==> flow/design.v <==
`timescale 1ns / 1ps
module uart_rx #(
  parameter   CLK_FREQ      = 125_000_000,
  parameter   BAUD_RATE     = 115_200,
  parameter   CLKS_PER_BIT  = CLK_FREQ / BAUD_RATE
)
(
  input wire        iClk, iRst,
  input wire        iRxSerial,
  output wire [7:0] oRxByte, 
  output wire       oRxDone
 );
  localparam sIDLE             = 3'b000;
  localparam sRX_START         = 3'b001;
  localparam sRX_DATA          = 3'b010;
  localparam sRX_SAMPLE        = 3'b011;
  localparam sRX_DATA_COMPLETE = 3'b100;
  localparam sRX_STOP          = 3'b101;
  localparam sRX_DONE          = 3'b110;
  reg [2:0] rFSM_Current, wFSM_Next; 
  reg [$clog2(CLKS_PER_BIT):0]   rCnt_Current, wCnt_Next;
  reg [2:0] rBit_Current, wBit_Next;
  reg [7:0] rRxData_Current, wRxData_Next;  
  reg rRx1, rRx2;
  always @(posedge iClk)
    begin
      rRx1 <= iRxSerial;
      rRx2 <= rRx1;
    end
  always @(posedge iClk)
    begin
      if(iRst == 1)
      begin
          rFSM_Current <= sIDLE;
          rCnt_Current <= 0;
          rBit_Current <= 0;
          rRxData_Current <= 0;
      end
      else
      begin
          rFSM_Current <= wFSM_Next;
          rCnt_Current <= wCnt_Next;
          rBit_Current <= wBit_Next;
          rRxData_Current <= wRxData_Next;
      end
    end
 always @(*)
    begin
        case(rFSM_Current)
            sIDLE: 
                begin
                wCnt_Next = 0;
                wBit_Next = 0;
                wRxData_Next = 0; 
                if(iRxSerial == 0)
                    wFSM_Next = sRX_START;
                else
                    wFSM_Next = sIDLE;
                end
            sRX_START:
                begin
                    wBit_Next = 0;
                    wRxData_Next = rRxData_Current;
                    if(rCnt_Current < (CLKS_PER_BIT - 1) ) begin
                        wFSM_Next = sRX_START;
                        wCnt_Next = rCnt_Current + 1;
                    end else begin
                        wFSM_Next = sRX_DATA;
                        wCnt_Next = 0;
                    end
                end
            sRX_DATA:
                begin
                    if(rCnt_Current < (((CLKS_PER_BIT-1)/2) - 1))
                        begin
                        wFSM_Next = sRX_DATA;
                        wCnt_Next = rCnt_Current + 1;
                        wBit_Next = rBit_Current;
                        wRxData_Next = rRxData_Current;
                        end
                    else
                        begin
                        wFSM_Next = sRX_SAMPLE;
                        wCnt_Next = rCnt_Current + 1;
                        wBit_Next = rBit_Current;
                        wRxData_Next = rRxData_Current;
                        end
                end
            sRX_SAMPLE:
                begin
                    wFSM_Next = sRX_DATA_COMPLETE;
                    wCnt_Next = rCnt_Current + 1;
                    wBit_Next = rBit_Current;
                    wRxData_Next = {rRx2, rRxData_Current[7:1]};
                end
            sRX_DATA_COMPLETE:
                begin
                    if(rCnt_Current < (CLKS_PER_BIT - 1))
                        begin
                        wFSM_Next = sRX_DATA_COMPLETE;
                        wCnt_Next = rCnt_Current + 1;
                        wBit_Next = rBit_Current;
                        wRxData_Next = rRxData_Current;
                        end
                    else
                        begin
                        if(rBit_Current < 7)
                            begin
                            wFSM_Next = sRX_DATA;
                            wCnt_Next = 0;
                            wBit_Next = rBit_Current+1;
                            wRxData_Next = rRxData_Current;
                            end
                        else
                            begin
                            wFSM_Next = sRX_STOP;
                            wCnt_Next = 0;
                            wBit_Next = 0;
                            wRxData_Next = rRxData_Current;
                            end    
                        end
                end
            sRX_STOP:
                begin
                    wRxData_Next = rRxData_Current;
                    wBit_Next = 0;
                    if (rCnt_Current < (CLKS_PER_BIT - 1))
                        begin
                            wFSM_Next = sRX_STOP;
                            wCnt_Next = rCnt_Current + 1;
                        end
                    else
                        begin
                            wFSM_Next = sRX_DONE;
                            wCnt_Next = 0;
                        end
                end
            sRX_DONE:
                begin
                wRxData_Next = rRxData_Current;
                wBit_Next = 0;
                wCnt_Next = 0;
                wFSM_Next = sIDLE;
                end
            default:
                begin
                wFSM_Next = sIDLE;
                wCnt_Next = 0;
                wBit_Next = 0;
                wRxData_Next = 0;
                end
            endcase
    end
    assign oRxByte = rRxData_Current;
    assign oRxDone = (rFSM_Current == sRX_DONE) ? 1 : 0;
endmodule
`timescale 1ns / 1ps
module uart_tx #(
    parameter   CLK_FREQ      = 125000000,
    parameter   BAUD_RATE     = 115200,
    parameter   CLKS_PER_BIT  = CLK_FREQ / BAUD_RATE
  )
  (
   input wire       iClk, iRst,
   input wire       iTxStart,
   input wire [7:0] iTxByte, 
   output wire      oTxSerial,
   output wire      oTxBusy,
   output wire      oTxDone
   );
  localparam sIDLE         = 3'b000;
  localparam sTX_START     = 3'b001;
  localparam sTX_DATA      = 3'b010;
  localparam sTX_STOP      = 3'b011;
  localparam sDONE         = 3'b100;
  reg [2:0] rFSM_Current, wFSM_Next; 
  reg [$clog2(CLKS_PER_BIT):0]   rCnt_Current, wCnt_Next;
  reg [2:0] rBit_Current, wBit_Next;
  reg [7:0] rTxData_Current, wTxData_Next;
  always @(posedge iClk)
  begin
    if (iRst==1)
      begin
        rFSM_Current <= sIDLE;
        rCnt_Current <= 0;
        rBit_Current <= 0;
        rTxData_Current <= 0;
      end
    else
      begin
        rFSM_Current <= wFSM_Next;
        rCnt_Current <= wCnt_Next;
        rBit_Current <= wBit_Next;
        rTxData_Current <= wTxData_Next;
      end
  end
  always @(*)
    begin
      case (rFSM_Current)
        sIDLE :
          begin
            wCnt_Next = 0;
            wBit_Next = 0;
            if (iTxStart == 1)
              begin
                wFSM_Next = sTX_START;
                wTxData_Next = iTxByte;    
              end
            else
             begin    
                wFSM_Next = sIDLE;
                wTxData_Next = rTxData_Current;
             end
          end 
        sTX_START :
            begin
              wTxData_Next = rTxData_Current;
              wBit_Next = 0;
              if (rCnt_Current < (CLKS_PER_BIT - 1) )
                begin
                  wFSM_Next = sTX_START;
                  wCnt_Next = rCnt_Current + 1;
                end
              else
                begin
                  wFSM_Next = sTX_DATA;
                  wCnt_Next = 0;
                end
            end 
          sTX_DATA :
            begin
              if (rCnt_Current < (CLKS_PER_BIT - 1) )
                begin
                  wFSM_Next = sTX_DATA;
                  wCnt_Next = rCnt_Current + 1;
                  wTxData_Next = rTxData_Current;
                  wBit_Next = rBit_Current;
                end
              else
                begin
                  wCnt_Next = 0;
                  if (rBit_Current != 7)
                    begin
                      wFSM_Next = sTX_DATA;
                      wBit_Next = rBit_Current + 1;
                      wTxData_Next = { 1'b0, rTxData_Current[7:1] };  
                    end
                  else
                    begin
                      wFSM_Next = sTX_STOP;
                      wBit_Next = 0;
                      wTxData_Next = rTxData_Current;
                    end
                end
            end  
          sTX_STOP :
            begin
              wTxData_Next = rTxData_Current;
              wBit_Next = 0;
              if (rCnt_Current < (CLKS_PER_BIT - 1) )
                begin
                  wFSM_Next = sTX_STOP;
                  wCnt_Next = rCnt_Current + 1;
                end
              else
                begin
                  wFSM_Next = sDONE;
                  wCnt_Next = 0;
                end
            end 
          sDONE :
            begin
              wTxData_Next = rTxData_Current;
              wBit_Next = 0;
              wCnt_Next = 0;
              wFSM_Next = sIDLE;
            end
          default :
            begin
              wFSM_Next = sIDLE;
              wCnt_Next = 0;
              wBit_Next = 0;
              wTxData_Next = 0;
            end 
        endcase
    end
  reg rTxSerial;
  always @(*)
  begin
    if (rFSM_Current == sTX_START)
      rTxSerial = 0;
    else if (rFSM_Current == sTX_DATA)
      rTxSerial = rTxData_Current[0];
    else
      rTxSerial = 1;
  end
  assign oTxSerial = rTxSerial;
  assign oTxBusy = ( (rFSM_Current == sIDLE) || (rFSM_Current == sDONE) ) ? 0 : 1;
  assign oTxDone = (rFSM_Current == sDONE) ? 1 : 0;
endmodule
`timescale 1ns / 1ps
module partial_full_adder(
    input   wire iA, iB,
    input   wire iCarryIn,
    output  wire oSum, oGen, oPropagate
    );
assign oSum = iA ^ iB ^ iCarryIn;
assign oGen = iA & iB;
assign oPropagate = iA | iB;
endmodule
`timescale 1ns / 1ps
module carry_lookahead_adder_4b #(
    parameter ADDER_WIDTH = 4
) (
    input   wire [ADDER_WIDTH-1:0] iA, iB,
    input   wire                   iCarryIn,
    output  wire [ADDER_WIDTH-1:0] oSum,
    output  wire                   oCarry
);
    wire [ADDER_WIDTH-1:0] wGen, wPropagate;
    partial_full_adder PFA1(
        .iA(iA[0]),
        .iB(iB[0]),
        .iCarryIn(iCarryIn),
        .oSum(oSum[0]),
        .oGen(wGen[0]),
        .oPropagate(wPropagate[0])
    );
    partial_full_adder PFA2(
        .iA(iA[1]),
        .iB(iB[1]),
        .iCarryIn(wCarry[0]),  
        .oSum(oSum[1]),
        .oGen(wGen[1]),
        .oPropagate(wPropagate[1])
    );
    partial_full_adder PFA3(
        .iA(iA[2]),
        .iB(iB[2]),
        .iCarryIn(wCarry[1]),  
        .oSum(oSum[2]),
        .oGen(wGen[2]),
        .oPropagate(wPropagate[2])
    );
    partial_full_adder PFA4(
        .iA(iA[3]),
        .iB(iB[3]),
        .iCarryIn(wCarry[2]),  
        .oSum(oSum[3]),
        .oGen(wGen[3]),
        .oPropagate(wPropagate[3])
    );
    wire [ADDER_WIDTH-2:0] wCarry;
    assign wCarry[0] = wGen[0] | (wPropagate[0] & iCarryIn);
    assign wCarry[1] = wGen[1] | (wPropagate[1] & wGen[0]) | (wPropagate[1] & wPropagate[0] & iCarryIn);
    assign wCarry[2] = wGen[2] | (wPropagate[2] & wGen[1]) | (wPropagate[2] & wPropagate[1] & wGen[0]) | (wPropagate[2] & wPropagate[1] & wPropagate[0] & iCarryIn);
    assign oCarry    = wGen[3] | (wPropagate[3] & wGen[2]) | (wPropagate[3] & wPropagate[2] & wGen[1]) | (wPropagate[3] & wPropagate[2] & wPropagate[1] & wGen[0]) | (wPropagate[3] & wPropagate[2] & wPropagate[1] & wPropagate[0] & iCarryIn); 
endmodule
`timescale 1ns / 1ps
module carry_lookahead_adder_16b (
    input   wire [15:0] iA, iB,
    input   wire                   iCarryIn,
    output  wire [15:0] oSum,
    output  wire                   oCarry
);
    wire [2:0] w_oCarry;
    carry_lookahead_adder_4b CLA1(.iA(iA[3:0]), .iB(iB[3:0]), .iCarryIn(iCarryIn), .oSum(oSum[3:0]), .oCarry(w_oCarry[0]));
    carry_lookahead_adder_4b CLA2(.iA(iA[7:4]), .iB(iB[7:4]), .iCarryIn(w_oCarry[0]), .oSum(oSum[7:4]), .oCarry(w_oCarry[1]));
    carry_lookahead_adder_4b CLA3(.iA(iA[11:8]), .iB(iB[11:8]), .iCarryIn(w_oCarry[1]), .oSum(oSum[11:8]), .oCarry(w_oCarry[2]));
    carry_lookahead_adder_4b CLA4(.iA(iA[15:12]), .iB(iB[15:12]), .iCarryIn(w_oCarry[2]), .oSum(oSum[15:12]), .oCarry(oCarry));
endmodule
`timescale 1ns / 1ps
module carry_select_adder_Nb #(
    parameter ADDER_WIDTH = 128,
    parameter SUB_WIDTH = 16
) (
    input   wire [ADDER_WIDTH-1:0] iA, iB,
    input   wire                   iCarryIn,
    output  wire [ADDER_WIDTH-1:0] oSum,
    output  wire                   oCarry
);
    wire oCarry1;
    wire [1:0] oCarryFA [0:ADDER_WIDTH/SUB_WIDTH-1];
    wire [SUB_WIDTH-1:0] oSumFA [0:ADDER_WIDTH/SUB_WIDTH-1][0:1];
    carry_lookahead_adder_16b CLA(.iA(iA[SUB_WIDTH-1:0]), .iB(iB[SUB_WIDTH-1:0]), .iCarryIn(iCarryIn), .oSum(oSum[SUB_WIDTH-1:0]), .oCarry(oCarry1));
    genvar i;
    generate
        for (i = SUB_WIDTH; i < ADDER_WIDTH; i = i + SUB_WIDTH)
        begin : adders
            carry_lookahead_adder_16b CLA_noCarry(.iA(iA[i+SUB_WIDTH-1:i]), .iB(iB[i+SUB_WIDTH-1:i]), .iCarryIn(1'b0), .oSum(oSumFA[i/SUB_WIDTH][0]), .oCarry(oCarryFA[i/SUB_WIDTH][0]));
            carry_lookahead_adder_16b CLA_carry(.iA(iA[i+SUB_WIDTH-1:i]), .iB(iB[i+SUB_WIDTH-1:i]), .iCarryIn(1'b1), .oSum(oSumFA[i/SUB_WIDTH][1]), .oCarry(oCarryFA[i/SUB_WIDTH][1]));
        end
    endgenerate
    wire [1:ADDER_WIDTH/SUB_WIDTH-1] mux_select;
    assign mux_select[1] = (oCarry1 == 0) ? oCarryFA[1][0] : oCarryFA[1][1];
    genvar j;
    generate
        for (j = 2; j < ADDER_WIDTH/SUB_WIDTH; j = j + 1)
        begin
            assign mux_select[j] = (mux_select[j-1] == 0) ? oCarryFA[j-1][0] : oCarryFA[j-1][1];
        end
    endgenerate
    generate
        genvar l;
        for (l = 0; l < SUB_WIDTH; l = l + 1)
        begin : assign_bit
            assign oSum[SUB_WIDTH + l] = (oCarry1 == 0) ? oSumFA[1][0][l] : oSumFA[1][1][l];
        end
    endgenerate
    genvar k;
    generate
        for (k = SUB_WIDTH*2; k < ADDER_WIDTH; k = k + SUB_WIDTH)
        begin : assign_sum
            genvar l;
            for (l = 0; l < SUB_WIDTH; l = l + 1)
            begin : assign_bit
                assign oSum[k+l] = (mux_select[k/SUB_WIDTH] == 0) ? oSumFA[k/SUB_WIDTH][0][l] : oSumFA[k/SUB_WIDTH][1][l];
            end
        end
    endgenerate
    assign oCarry = (mux_select[ADDER_WIDTH/SUB_WIDTH-1] == 0) ? oCarryFA[ADDER_WIDTH/SUB_WIDTH-1][0] : oCarryFA[ADDER_WIDTH/SUB_WIDTH-1][1];
endmodule
`timescale 1ns / 1ps
module mp_adder #(
      parameter OPERAND_WIDTH = 512,
      parameter ADDER_WIDTH   = 128,
      parameter N_ITERATIONS  = OPERAND_WIDTH / ADDER_WIDTH
    )
    (
    input  wire                       iClk,
    input  wire                       iRst,
    input  wire                       iStart,
    input  wire                       iCommand,
    input  wire [OPERAND_WIDTH-1:0]   iOpA,
    input  wire [OPERAND_WIDTH-1:0]   iOpB,
    output wire [OPERAND_WIDTH:0]     oRes,  
    output wire                       oDone);
    wire [OPERAND_WIDTH-1:0] regA_D;
    reg  [OPERAND_WIDTH-1:0] regA_Q;
    always @(posedge iClk)
    begin
        if(iRst==1)     regA_Q <= { OPERAND_WIDTH{1'b0} }; 
        else            regA_Q <= regA_D;
    end
    wire [OPERAND_WIDTH-1:0] regB_D;
    reg  [OPERAND_WIDTH-1:0] regB_Q;    
    always @(posedge iClk)
    begin
      if(iRst==1)       regB_Q <= {OPERAND_WIDTH{1'b0}}; 
      else              regB_Q <= regB_D;
    end
    reg          muxA_sel;
    wire [OPERAND_WIDTH-1:0] muxA_Out;
    assign muxA_Out = (muxA_sel == 0) ? iOpA : { {ADDER_WIDTH{1'b0}}  , regA_Q[OPERAND_WIDTH-1:ADDER_WIDTH]};
    assign regA_D = muxA_Out;
    wire [OPERAND_WIDTH-1:0] w_invOpB;
    assign w_invOpB = (iCommand == 0) ? iOpB : (~iOpB);
    reg  muxB_sel;
    wire  [OPERAND_WIDTH-1:0] muxB_Out;
    assign muxB_Out = (muxB_sel == 0) ? w_invOpB : { {ADDER_WIDTH{1'b0}}  , regB_Q[OPERAND_WIDTH-1:ADDER_WIDTH]};
    assign regB_D = muxB_Out;
    wire [ADDER_WIDTH-1:0]  operandA;
    wire [ADDER_WIDTH-1:0]  operandB;
    wire                    carry_in;
    wire [ADDER_WIDTH-1:0]  result;
    wire                    carry_out;
    carry_select_adder_Nb #( .ADDER_WIDTH(ADDER_WIDTH)) 
    carry_select_inst   (
        .iA( operandA ), 
        .iB( operandB ),
        .iCarryIn( carry_in ),
        .oSum(result),
        .oCarry(carry_out)
      );
    reg  [OPERAND_WIDTH-1:0] regResult;
    always @(posedge iClk)
    begin
        if(iRst==1)   regResult <= { OPERAND_WIDTH{1'b0} };
      else            regResult <= { result, regResult[OPERAND_WIDTH-1:ADDER_WIDTH] };
    end
    reg  regCout;
    always @(posedge iClk)
    begin
      if(iRst==1)   regCout <= 1'b0;
      else          regCout <= carry_out;
    end
    wire w_Carry;
    assign w_Carry = (iCommand == 0) ? 1'b0 : 1'b1;  
    reg  muxCarry_sel;
    wire muxCarryIn;
    assign muxCarryIn = (muxCarry_sel == 0) ? w_Carry : regCout;
    assign operandA = regA_Q;
    assign operandB = regB_Q;
    assign carry_in = muxCarryIn;
    assign oRes = { regCout, regResult};
    localparam s_IDLE         = 3'b000;
    localparam s_STORE_OPS    = 3'b001;
    localparam s_ADD_FIRST    = 3'b010;
    localparam s_ADD_WORDS    = 3'b011;
    localparam s_DONE         = 3'b100;
    reg [2:0] rFSM_current, wFSM_next;
    always @(posedge iClk)
    begin
        if(iRst==1)	  
            rFSM_current <= s_IDLE;
        else          
            rFSM_current <= wFSM_next;
    end
    reg [$clog2(N_ITERATIONS):0] rCnt_Current, wCnt_next;
    always @(posedge iClk)
    begin
        if(iRst==1)	  
            rCnt_Current <= 0;
        else          
            rCnt_Current <= wCnt_next;
    end
    always @(*)
    begin
        case(rFSM_current)
            s_IDLE: 
              begin         
                muxA_sel = 0;
                muxB_sel = 0;
                muxCarry_sel = 0;
                wCnt_next = 0;
                if (iStart==1)
                    wFSM_next = s_STORE_OPS;
                else
                    wFSM_next = s_IDLE;
              end
            s_STORE_OPS: 
              begin
                muxA_sel = 0;
                muxB_sel = 0;
                muxCarry_sel = 0;
                wCnt_next = rCnt_Current + 1;
                wFSM_next = s_ADD_FIRST;
              end
            s_ADD_FIRST: 
              begin
                muxA_sel = 1;
                muxB_sel = 1;
                muxCarry_sel = 0;
                wCnt_next = rCnt_Current + 1;
                wFSM_next = s_ADD_WORDS;
              end
            s_ADD_WORDS: 
              begin
                muxA_sel = 1;
                muxB_sel = 1;
                muxCarry_sel = 1;
                wCnt_next = rCnt_Current + 1;
                if ( rCnt_Current < (N_ITERATIONS - 1) )
                  wFSM_next = s_ADD_WORDS;
                else
                  wFSM_next = s_DONE;
              end
            s_DONE:
              begin
                muxA_sel = 1;
                muxB_sel = 1;
                muxCarry_sel = 1;
                wCnt_next = 0;
                wFSM_next = s_IDLE;
              end  
            default: 
              begin 
                muxA_sel = 0;
                muxB_sel = 0;
                muxCarry_sel = 0;
                wCnt_next = 0;
                wFSM_next = s_IDLE;
              end
        endcase
    end
    reg regDone;
    always @(posedge iClk)
    begin
      if(iRst)    regDone <= 1'd0; 
      else        regDone <= ( rFSM_current == s_DONE ) ? 1'b1 : 1'b0;
    end
    assign oDone = regDone;
endmodule
`timescale 1ns / 1ps
module uart_top #(
    parameter   OPERAND_WIDTH = 512,
    parameter   ADDER_WIDTH   = 128,
    parameter   NBYTES        = OPERAND_WIDTH / 8,  
    parameter   CLK_FREQ      = 125_000_000,
    parameter   BAUD_RATE     = 7_812_500    
  )  
  (
    input   wire   iClk, iRst,
    input   wire   iRx,
    output  wire   oTx
  );
  reg [NBYTES*8-1:0] rBuffer1, rBuffer2;
  wire [(NBYTES)*8:0] wBuffer3;
  reg [(NBYTES+1)*8-1:0] rBufferRes;
  localparam s_IDLE         = 3'b000;
  localparam s_WAIT_RX1     = 3'b001;
  localparam s_WAIT_RX2     = 3'b010;
  localparam s_ADDITION     = 3'b011;
  localparam s_TX           = 3'b100;
  localparam s_WAIT_TX      = 3'b101;
  localparam s_DONE         = 3'b110;
  localparam s_WAIT_ADD_SUB = 3'b111;
  reg [2:0]   rFSM;  
  reg         rTxStart;
  reg [7:0]   rTxByte;
  wire        wTxBusy;
  wire        wTxDone;
  wire [7:0] wRxByte;
  wire wRxDone;
  uart_tx #(  .CLK_FREQ(CLK_FREQ), .BAUD_RATE(BAUD_RATE) )
  UART_TX_INST
    (.iClk(iClk),
     .iRst(iRst),
     .iTxStart(rTxStart),
     .iTxByte(rTxByte),
     .oTxSerial(oTx),
     .oTxBusy(wTxBusy),
     .oTxDone(wTxDone)
     );
  uart_rx #( .CLK_FREQ(CLK_FREQ), .BAUD_RATE(BAUD_RATE) )
  UART_RX_INST
  (.iClk(iClk),
   .iRst(iRst),
   .iRxSerial(iRx),
   .oRxByte(wRxByte),
   .oRxDone(wRxDone)
   );
   reg r_StartAdd;
   wire w_DoneAdd;
   mp_adder #( .OPERAND_WIDTH(OPERAND_WIDTH), .ADDER_WIDTH(ADDER_WIDTH) ) MP_ADDER_INST
   (.iClk(iClk),
    .iRst(iRst),
    .iStart(r_StartAdd),
    .iCommand(r_add_sub[0]),
    .iOpA(rBuffer1),
    .iOpB(rBuffer2),
    .oRes(wBuffer3),
    .oDone(w_DoneAdd)
   );
   reg [7:0] r_add_sub;
  reg [$clog2(NBYTES):0] rCnt_Current;
  always @(posedge iClk)
  begin
  if (iRst == 1 ) 
    begin
      rFSM <= s_IDLE;
      rTxStart <= 0;
      rCnt_Current <= 0;
      rTxByte <= 0;
      rBuffer1 <= 0;
      rBuffer2 <= 0;
      rBufferRes <= 0;
    end 
  else 
    begin
      case (rFSM)
        s_IDLE :
          begin
            rFSM <= s_WAIT_ADD_SUB;
          end
        s_WAIT_ADD_SUB :
          begin
            if (wRxDone==1)
                begin
                    r_add_sub <= wRxByte;
                    rFSM <= s_WAIT_RX1;
                end 
             else
                begin
                    rFSM <= s_WAIT_ADD_SUB;
                end           
          end
        s_WAIT_RX1 :
          begin
          r_StartAdd <= 0;
            if (wRxDone==1)
                begin
                if(rCnt_Current<NBYTES-1)
                    begin
                    rCnt_Current<=rCnt_Current+1;
                    rFSM <= s_WAIT_RX1;
                    rBuffer1 <= { rBuffer1[NBYTES*8-9:0],wRxByte};            
                    end
                else
                    begin
                    rCnt_Current<=0;
                    rBuffer1 <= { rBuffer1[NBYTES*8-9:0],wRxByte}; 
                    rFSM <= s_WAIT_RX2;
                    end
                end 
             else
                begin
                    rFSM <= s_WAIT_RX1;
                end           
          end
          s_WAIT_RX2 :
          begin
            if (wRxDone==1)
                begin
                if(rCnt_Current<NBYTES-1)
                    begin
                    r_StartAdd <= 0;
                    rCnt_Current<=rCnt_Current+1;
                    rFSM <= s_WAIT_RX2;
                    rBuffer2 <= { rBuffer2[NBYTES*8-9:0],wRxByte};            
                    end
                else
                    begin
                    rCnt_Current<=0;
                    rBuffer2 <= { rBuffer2[NBYTES*8-9:0],wRxByte}; 
                    r_StartAdd <= 1;                  
                    rFSM <= s_ADDITION;
                    end
                end 
             else
                begin
                    r_StartAdd <= 0;
                    rFSM <= s_WAIT_RX2;
                end           
          end  
        s_ADDITION:
        begin
            rCnt_Current<=0;
            if(w_DoneAdd != 1)
                begin
                    r_StartAdd <= 1;
                    rFSM <= s_ADDITION;
                end
            else
                begin
                r_StartAdd <= 0;
                rFSM <= s_TX;
                if(r_add_sub[0] == 0)
                    begin
                    rBufferRes <= {7'b0000000,wBuffer3};
                    end
                else
                    begin
                    rBufferRes <= {8'b00000000,wBuffer3[OPERAND_WIDTH-1:0]};
                    end
                end
        end
        s_TX :
          begin
            if ( (rCnt_Current < (NBYTES+1)) && (wTxBusy ==0) ) 
              begin
                rFSM <= s_WAIT_TX;
                rTxStart <= 1; 
                rTxByte <= rBufferRes[(NBYTES+1)*8-1:(NBYTES+1)*8-8];             
                rBufferRes <= {rBufferRes[(NBYTES+1)*8-9:0] , 8'b0000_0000};     
                rCnt_Current <= rCnt_Current + 1;
              end 
            else 
              begin 
                rFSM <= s_DONE;
                rTxStart <= 0;
                rTxByte <= 0;
                rCnt_Current <= 0;
              end
            end 
            s_WAIT_TX :
              begin
                if (wTxDone) begin
                  rFSM <= s_TX;
                end else begin
                  rFSM <= s_WAIT_TX;
                  rTxStart <= 0;                   
                end
              end 
            s_DONE :
              begin
                rFSM <= s_WAIT_ADD_SUB;     
              end 
            default :
              rFSM <= s_IDLE;
          endcase
      end
    end       
endmodule
---- Reports on uart_top ----
Each step is given for the RTL above and for the edited RTL.
Lines under "unedited" count in the file above, lines under "edited" in the edited file.
"difference" is "edited" less "unedited", of the values as shown; "relative change" is that difference over "unedited", in percent.
Library cell names are shortened.
The mark -- stands for no value.
set-up
  top ..................................... uart_top
  clock port .............................. iClk
  cell library ............................ sky130hd
  corner .................................. tt_025C_1v80

---- Edit of the RTL ----
The edit as a unified diff against the file above.
A script made this edit. It changes what the design does and was not meant as an optimisation.
begin of diff
@@ -355,5 +355,5 @@
     assign wCarry[1] = wGen[1] | (wPropagate[1] & wGen[0]) | (wPropagate[1] & wPropagate[0] & iCarryIn);
     assign wCarry[2] = wGen[2] | (wPropagate[2] & wGen[1]) | (wPropagate[2] & wPropagate[1] & wGen[0]) | (wPropagate[2] & wPropagate[1] & wPropagate[0] & iCarryIn);
-    assign oCarry    = wGen[3] | (wPropagate[3] & wGen[2]) | (wPropagate[3] & wPropagate[2] & wGen[1]) | (wPropagate[3] & wPropagate[2] & wPropagate[1] & wGen[0]) | (wPropagate[3] & wPropagate[2] & wPropagate[1] & wPropagate[0] & iCarryIn); 
+    assign oCarry    = (wGen[3] | (wPropagate[3] & wGen[2]) | (wPropagate[3] & wPropagate[2] & wGen[1])) & (wPropagate[3] & wPropagate[2] & wPropagate[1] & wGen[0]) | (wPropagate[3] & wPropagate[2] & wPropagate[1] & wPropagate[0] & iCarryIn); 
 endmodule
 `timescale 1ns / 1ps
end of diff

---- Word-level counts ----
Yosys after proc, flatten, opt, wreduce and memory -nomap, before mapping. Memory bits, and registers merged into a memory's read port (data or address), are not among the register bits. Print and check cells are not counted.
word-level totals
  item                             unedited  edited  difference  relative change (%)
  register bits after elaboration  3,149     3,149   0           0.00
  cells after elaboration          1,887     1,887   0           0.00
operators by class
  item                           unedited  edited  difference  relative change (%)
  $add $sub $neg                 6         6       0           0.00
  magnitude comparators          7         7       0           0.00
  equality and inequality tests  30        30      0           0.00
  mux-type cells                 185       185     0           0.00
  bitwise operators              1,598     1,598   0           0.00
  reduce/logical cells           33        33      0           0.00
operators with widths
  kind       unedited  edited  difference  relative change (%)
  AND 1 bit  696       728     +32         +4.60
  OR 1 bit   532       500     -32         -6.02
Operator kinds equal on both sides are left out: 51.

---- Depth ----
Longest topological path by Yosys (ltp), each cell counted once; first at word level (registers and memories cut), then after technology mapping (sequential cells cut; the memories' decode and read muxes count).
depth
  item                           unedited  edited  difference  relative change (%)
  depth in word-level cells      20        20      0           0.00
  ABC_AREA                       0         0       --          --
  gate-level depth with buffers  16        15      -1          -6.25
  mapped depth without buffers   15        14      -1          -6.67

---- After synthesis ----
Yosys stat after the flow's synthesis: flattened, memories mapped to cells. It holds for the ABC_AREA given above (unset counts as 0); a run with the other value may have another netlist.
cells by type
  cell type  unedited  edited  difference  relative change (%)
  inv_1      341       304     -37         -10.85
  a21oi_1    1,530     1,496   -34         -2.22
  o31ai_1    3         28      +25         +833.33
  buf_1      40        57      +17         +42.50
  nor3_1     29        45      +16         +55.17
  nor2_1     1,251     1,238   -13         -1.04
  nand2_1    2,882     2,870   -12         -0.42
  buf_2      13        1       -12         -92.31
  o31a_1     1         12      +11         +1,100.00
  nor4_1     13        22      +9          +69.23
  or3_1      7         16      +9          +128.57
  a211oi_1   896       904     +8          +0.89
  o21ai_0    33        25      -8          -24.24
  o21bai_1   29        21      -8          -27.59
  or4_1      3         11      +8          +266.67
  ha_1       263       269     +6          +2.28
  mux2_1     6         0       -6          -100.00
  clkbuf_1   933       928     -5          -0.54
Cell types equal on both sides are left out: 10.
The list need not be complete.
mapped netlist
  item                            unedited   edited     difference  relative change (%)
  standard cells after synthesis  13,383     13,329     -54         -0.40
  chip area (Yosys) (mm^2)        0.1187276  0.1183898  -0.0003378  -0.28
  flip-flop cells                 3,162      3,162      0           0.00
  buffers                         986        987        +1          +0.10
The figures by module come from a second, unflattened synthesis with its own total; it is not the netlist above.
second synthesis, totals
  item                                     unedited   edited     difference  relative change (%)
  cell total of the unflattened synthesis  13,842     14,022     +180        +1.30
  area (unflattened synthesis) (mm^2)      0.1242579  0.1257594  +0.0015015  +1.21
Rows give one instance, submodules left out.
by module, unedited
  module                                   times used  cells  area (mm^2)
  uart_top                                 1           6,856  0.0569546
  mp_adder                                 1           4,743  0.0500668
  partial_full_adder                       240         6      0.000045
  carry_lookahead_adder_4b                 60          5      0.0000388
  carry_select_adder_Nb (ADDER_WIDTH=128)  1           295    0.0020995
  uart_rx                                  1           108    0.0010335
  uart_tx                                  1           100    0.0009659
  carry_lookahead_adder_16b                15          0      0
by module, edited
  module                                   times used  cells  area (mm^2)
  uart_top                                 1           6,856  0.0569546
  mp_adder                                 1           4,743  0.0500668
  partial_full_adder                       240         6      0.000045
  carry_lookahead_adder_4b                 60          8      0.0000638
  carry_select_adder_Nb (ADDER_WIDTH=128)  1           295    0.0020995
  uart_rx                                  1           108    0.0010335
  uart_tx                                  1           100    0.0009659
  carry_lookahead_adder_16b                15          0      0

---- Worst setup path after synthesis ----
OpenSTA on the mapped netlist: ideal clock, no wires. The path of least setup slack (recovery checks aside). Input and output delay are each 20% of the period. Register names are those of the netlist, which keeps one name where synthesis merged equal registers.
path post-synthesis
  item                               unedited                               edited                                 difference  relative change (%)
  path type                          register to register                   register to register                   --          --
  start                              register MP_ADDER_INST.regB_Q[100]     register MP_ADDER_INST.regB_Q[9]       --          --
  end                                register MP_ADDER_INST.regResult[501]  register MP_ADDER_INST.regResult[488]  --          --
  period (ps)                        8,000                                  8,000                                  0           0.00
  launch time at the first pin (ps)  0                                      0                                      0           --
  data arrival time (ps)             3,284                                  3,572                                  +288        +8.77
  data required time (ps)            7,872                                  7,872                                  0           0.00
  setup slack (ps)                   4,589                                  4,300                                  -289        --
  delay of the path (ps)             3,412                                  3,700                                  +288        +8.44
  stages on the path                 16                                     13                                     -3          -18.75
  synthesis period reached (ps)      3,411                                  3,700                                  +289        +8.47
"delay of the path" = arrival - input delay + setup time.
"stages on the path" counts driving pins, that of a launching flip-flop among them; a cell with two outputs on the path counts twice.
"synthesis period reached" is the clock period less the worst setup slack; recovery checks do not enter. This is arithmetic on one report: input and output delays are still those of the set period (20% each).
The rows between start and end are the longest chain of elaborated cells between them; the timing report does not say that the signal goes this way. Where chains are equally long, one stands for them.
A line is the first line of the expression or statement that the cell stems from. Yosys adds cells for indexed reads and writes and turns some case tables into memories.
between the ends, post-synthesis, unedited
  cell sequence ........................... dfxtp_1 inv_1 ha_1 or4_4 nor3b_2 and2_1 and2_1 a21boi_1 o211ai_2 a311oi_2 nor2_1 o21bai_1 a21oi_1 fa_1 xor2_1 nor2_1
  cells in the longest elaborated chain ... 10
RTL lines, path post-synthesis, unedited
  item                RTL line  text
  start: declaration  446       reg  [OPERAND_WIDTH-1:0] regB_Q;
  start: assignment   449       if(iRst==1)       regB_Q <= {OPERAND_WIDTH{1'b0}};
  start: assignment   450       else              regB_Q <= regB_D;
  AND 1 bit           308       assign oGen = iA & iB;
  AND 1 bit           357       assign oCarry    = wGen[3] | (wPropagate[3] & wGen[2]) | (wPropagate[3] & wPropagate[2] & wGen[1]) | (wPropaga ...
  OR 1 bit x2         357
  AND 1 bit           357
  OR 1 bit            357
  AND 1 bit           357
  OR 1 bit            357
  2-to-1 mux 1 bit    400       assign mux_select[j] = (mux_select[j-1] == 0) ? oCarryFA[j-1][0] : oCarryFA[j-1][1];
  2-to-1 mux 1 bit    417       assign oSum[k+l] = (mux_select[k/SUB_WIDTH] == 0) ? oSumFA[k/SUB_WIDTH][0][l] : oSumFA[k/SUB_WIDTH][1][l];
  end: assignment     478       if(iRst==1)   regResult <= { OPERAND_WIDTH{1'b0} };
  end: assignment     479       else            regResult <= { result, regResult[OPERAND_WIDTH-1:ADDER_WIDTH] };
  end: declaration    475       reg  [OPERAND_WIDTH-1:0] regResult;
between the ends, post-synthesis, edited
  cell sequence ........................... dfxtp_1 inv_1 ha_1 or4_1 a2111oi_0 inv_1 a21o_1 o221a_2 o211ai_2 o21ai_1 a2111oi_0 fa_1 nor2b_1
  cells in the longest elaborated chain ... 14
RTL lines, path post-synthesis, edited
  item                 RTL line  text
  start: declaration   446       reg  [OPERAND_WIDTH-1:0] regB_Q;
  start: assignment    449       if(iRst==1)       regB_Q <= {OPERAND_WIDTH{1'b0}};
  start: assignment    450       else              regB_Q <= regB_D;
  AND 1 bit            308       assign oGen = iA & iB;
  AND 1 bit            357       assign oCarry    = (wGen[3] | (wPropagate[3] & wGen[2]) | (wPropagate[3] & wPropagate[2] & wGen[1])) & (wPropa ...
  OR 1 bit             357
  AND 1 bit            357
  OR 1 bit             357
  AND 1 bit            357
  OR 1 bit             357
  2-to-1 mux 1 bit     395       assign mux_select[1] = (oCarry1 == 0) ? oCarryFA[1][0] : oCarryFA[1][1];
  2-to-1 mux 1 bit x5  400       assign mux_select[j] = (mux_select[j-1] == 0) ? oCarryFA[j-1][0] : oCarryFA[j-1][1];
  2-to-1 mux 1 bit     417       assign oSum[k+l] = (mux_select[k/SUB_WIDTH] == 0) ? oSumFA[k/SUB_WIDTH][0][l] : oSumFA[k/SUB_WIDTH][1][l];
  end: assignment      478       if(iRst==1)   regResult <= { OPERAND_WIDTH{1'b0} };
  end: assignment      479       else            regResult <= { result, regResult[OPERAND_WIDTH-1:ADDER_WIDTH] };
  end: declaration     475       reg  [OPERAND_WIDTH-1:0] regResult;
Nets of the timed path that keep an RTL name, with a line that drives or declares them; the list need not be complete.
nets with RTL names, path post-synthesis, edited
  signal                                     RTL line
  MP_ADDER_INST.carry_select_inst.oSum[104]  417

---- Timing after layout ----
Path of least setup slack in the final report of the runs of pair A (OpenROAD, finished layout, wires in). Where an end is a register, its clock arrival counts in the times.
The path's times are printed in steps of 10 ps; the period is the one set.
path post-layout
  item                               unedited                               edited                                 difference  relative change (%)
  path type                          register to register                   register to register                   --          --
  start                              register MP_ADDER_INST.regB_Q[66]      register r_add_sub[0]                  --          --
  end                                register MP_ADDER_INST.regResult[501]  register MP_ADDER_INST.regResult[488]  --          --
  period (ps)                        8,000                                  8,000                                  0           0.00
  launch time at the first pin (ps)  890                                    890                                    0           0.00
  data arrival time (ps)             4,860                                  5,480                                  +620        +12.76
  data required time (ps)            8,740                                  8,740                                  0           0.00
  setup slack (ps)                   3,870                                  3,260                                  -610        --
  stages on the path                 15                                     12                                     -3          -20.00
The rows between start and end are the longest chain of elaborated cells between them; the timing report does not say that the signal goes this way. Where chains are equally long, one stands for them.
between the ends, post-layout, unedited
  cell sequence ........................... dfxtp_1 inv_1 ha_1 nor4_1 a21boi_0 nor4b_4 a211oi_4 o211ai_2 a311oi_2 nor2_1 o21bai_1 a21oi_1 fa_1 xor2_1 nor2_1
  cells in the longest elaborated chain ... 16
RTL lines, path post-layout, unedited
  item                 RTL line  text
  start: declaration   446       reg  [OPERAND_WIDTH-1:0] regB_Q;
  start: assignment    449       if(iRst==1)       regB_Q <= {OPERAND_WIDTH{1'b0}};
  start: assignment    450       else              regB_Q <= regB_D;
  AND 1 bit            308       assign oGen = iA & iB;
  AND 1 bit            357       assign oCarry    = wGen[3] | (wPropagate[3] & wGen[2]) | (wPropagate[3] & wPropagate[2] & wGen[1]) | (wPropaga ...
  OR 1 bit x4          357
  AND 1 bit            357
  OR 1 bit             357
  AND 1 bit            357
  OR 1 bit             357
  AND 1 bit            357
  OR 1 bit             357
  2-to-1 mux 1 bit x3  400       assign mux_select[j] = (mux_select[j-1] == 0) ? oCarryFA[j-1][0] : oCarryFA[j-1][1];
  2-to-1 mux 1 bit     417       assign oSum[k+l] = (mux_select[k/SUB_WIDTH] == 0) ? oSumFA[k/SUB_WIDTH][0][l] : oSumFA[k/SUB_WIDTH][1][l];
  end: assignment      478       if(iRst==1)   regResult <= { OPERAND_WIDTH{1'b0} };
  end: assignment      479       else            regResult <= { result, regResult[OPERAND_WIDTH-1:ADDER_WIDTH] };
  end: declaration     475       reg  [OPERAND_WIDTH-1:0] regResult;
between the ends, post-layout, edited
  cell sequence ........................... edfxtp_1 buf_4 or3b_1 a21o_1 a2111o_1 a21o_1 o221a_2 o211ai_2 o21ai_1 a2111oi_0 fa_1 nor2b_1
  cells in the longest elaborated chain ... 17
RTL lines, path post-layout, edited
  item                 RTL line  text
  start: declaration   645       reg [7:0] r_add_sub;
  start: assignment    670       r_add_sub <= wRxByte;
  2-to-1 mux 1 bit     488       assign w_Carry = (iCommand == 0) ? 1'b0 : 1'b1;
  2-to-1 mux 1 bit     491       assign muxCarryIn = (muxCarry_sel == 0) ? w_Carry : regCout;
  AND 1 bit            357       assign oCarry    = (wGen[3] | (wPropagate[3] & wGen[2]) | (wPropagate[3] & wPropagate[2] & wGen[1])) & (wPropa ...
  OR 1 bit             357
  AND 1 bit            357
  OR 1 bit             357
  AND 1 bit            357
  OR 1 bit             357
  AND 1 bit            357
  OR 1 bit             357
  2-to-1 mux 1 bit     395       assign mux_select[1] = (oCarry1 == 0) ? oCarryFA[1][0] : oCarryFA[1][1];
  2-to-1 mux 1 bit x5  400       assign mux_select[j] = (mux_select[j-1] == 0) ? oCarryFA[j-1][0] : oCarryFA[j-1][1];
  2-to-1 mux 1 bit     417       assign oSum[k+l] = (mux_select[k/SUB_WIDTH] == 0) ? oSumFA[k/SUB_WIDTH][0][l] : oSumFA[k/SUB_WIDTH][1][l];
  end: assignment      478       if(iRst==1)   regResult <= { OPERAND_WIDTH{1'b0} };
  end: assignment      479       else            regResult <= { result, regResult[OPERAND_WIDTH-1:ADDER_WIDTH] };
  end: declaration     475       reg  [OPERAND_WIDTH-1:0] regResult;
Nets of the timed path that keep an RTL name, with a line that drives or declares them; the list need not be complete.
nets with RTL names, path post-layout, edited
  signal                                     RTL line
  MP_ADDER_INST.carry_select_inst.oSum[104]  417

---- Measured runs ----
Runs of the flow (Yosys, OpenROAD) on both versions; the two runs of a pair have the same settings. The constraints put input and output delay at 20% of the set period each and load the outputs with 0.01 pF.
flow settings, pair A
  CORE_UTILIZATION ........................ 40
  period_ns ............................... 8.0
  CAP_MARGIN .............................. 20
  CORE_MARGIN ............................. 2
  SLEW_MARGIN ............................. 20
results, pair A
  item                                    unedited   edited     difference  relative change (%)
  synthesis area (mm^2)                   0.1187276  0.1183898  -0.0003378  -0.28
  die outline area (mm^2)                 0.301192   0.300342   -0.000850   -0.28
  standard-cell area after layout (mm^2)  0.132362   0.131596   -0.000766   -0.58
  utilization after layout                0.447      0.447      0.000       --
  setup slack of the worst path (ps)      3,874      3,261      -613        --
  sum of negative setup slack (ps)        0          0          0           --
  worst-case hold slack (ps)              332        334        +2          --
  power (mW)                              32.689     32.251     -0.438      -1.34
  clock period achieved (ps)              4,126      4,739      +613        +14.86
flow settings, pair B
  ABC_AREA ................................ 0
  CELL_PAD_IN_SITES_DETAIL_PLACEMENT ...... 2
  CORE_ASPECT_RATIO ....................... 1.47
  CORE_MARGIN ............................. 5
  CORE_UTILIZATION ........................ 38
  HOLD_SLACK_MARGIN ....................... 0.18
  MAX_ROUTING_LAYER ....................... met4
  MIN_ROUTING_LAYER ....................... met1
  PLACE_DENSITY_LB_ADDON .................. 0.11
  SETUP_SLACK_MARGIN ...................... 0.37
  TNS_END_PERCENT ......................... 50
  period_ns ............................... 4.17
  CAP_MARGIN .............................. 20
  SLEW_MARGIN ............................. 20
results, pair B
  item                                    unedited   edited     difference  relative change (%)
  synthesis area (mm^2)                   0.1187276  0.1183898  -0.0003378  -0.28
  die outline area (mm^2)                 0.323926   0.323022   -0.000904   -0.28
  standard-cell area after layout (mm^2)  0.134763   0.133738   -0.001025   -0.76
  utilization after layout                0.433      0.431      -0.002      --
  setup slack of the worst path (ps)      389        341        -48         --
  sum of negative setup slack (ps)        0          0          0           --
  worst-case hold slack (ps)              334        328        -6          --
  power (mW)                              62.647     61.829     -0.818      -1.31
  clock period achieved (ps)              3,781      3,829      +48         +1.27
"clock period achieved" is the run's clock period less its worst setup slack. It is reckoned from that one timing run; input and output delays stay at 20% of the period that was set.
"power": no workload was simulated; the value follows from the tool's default switching activity.
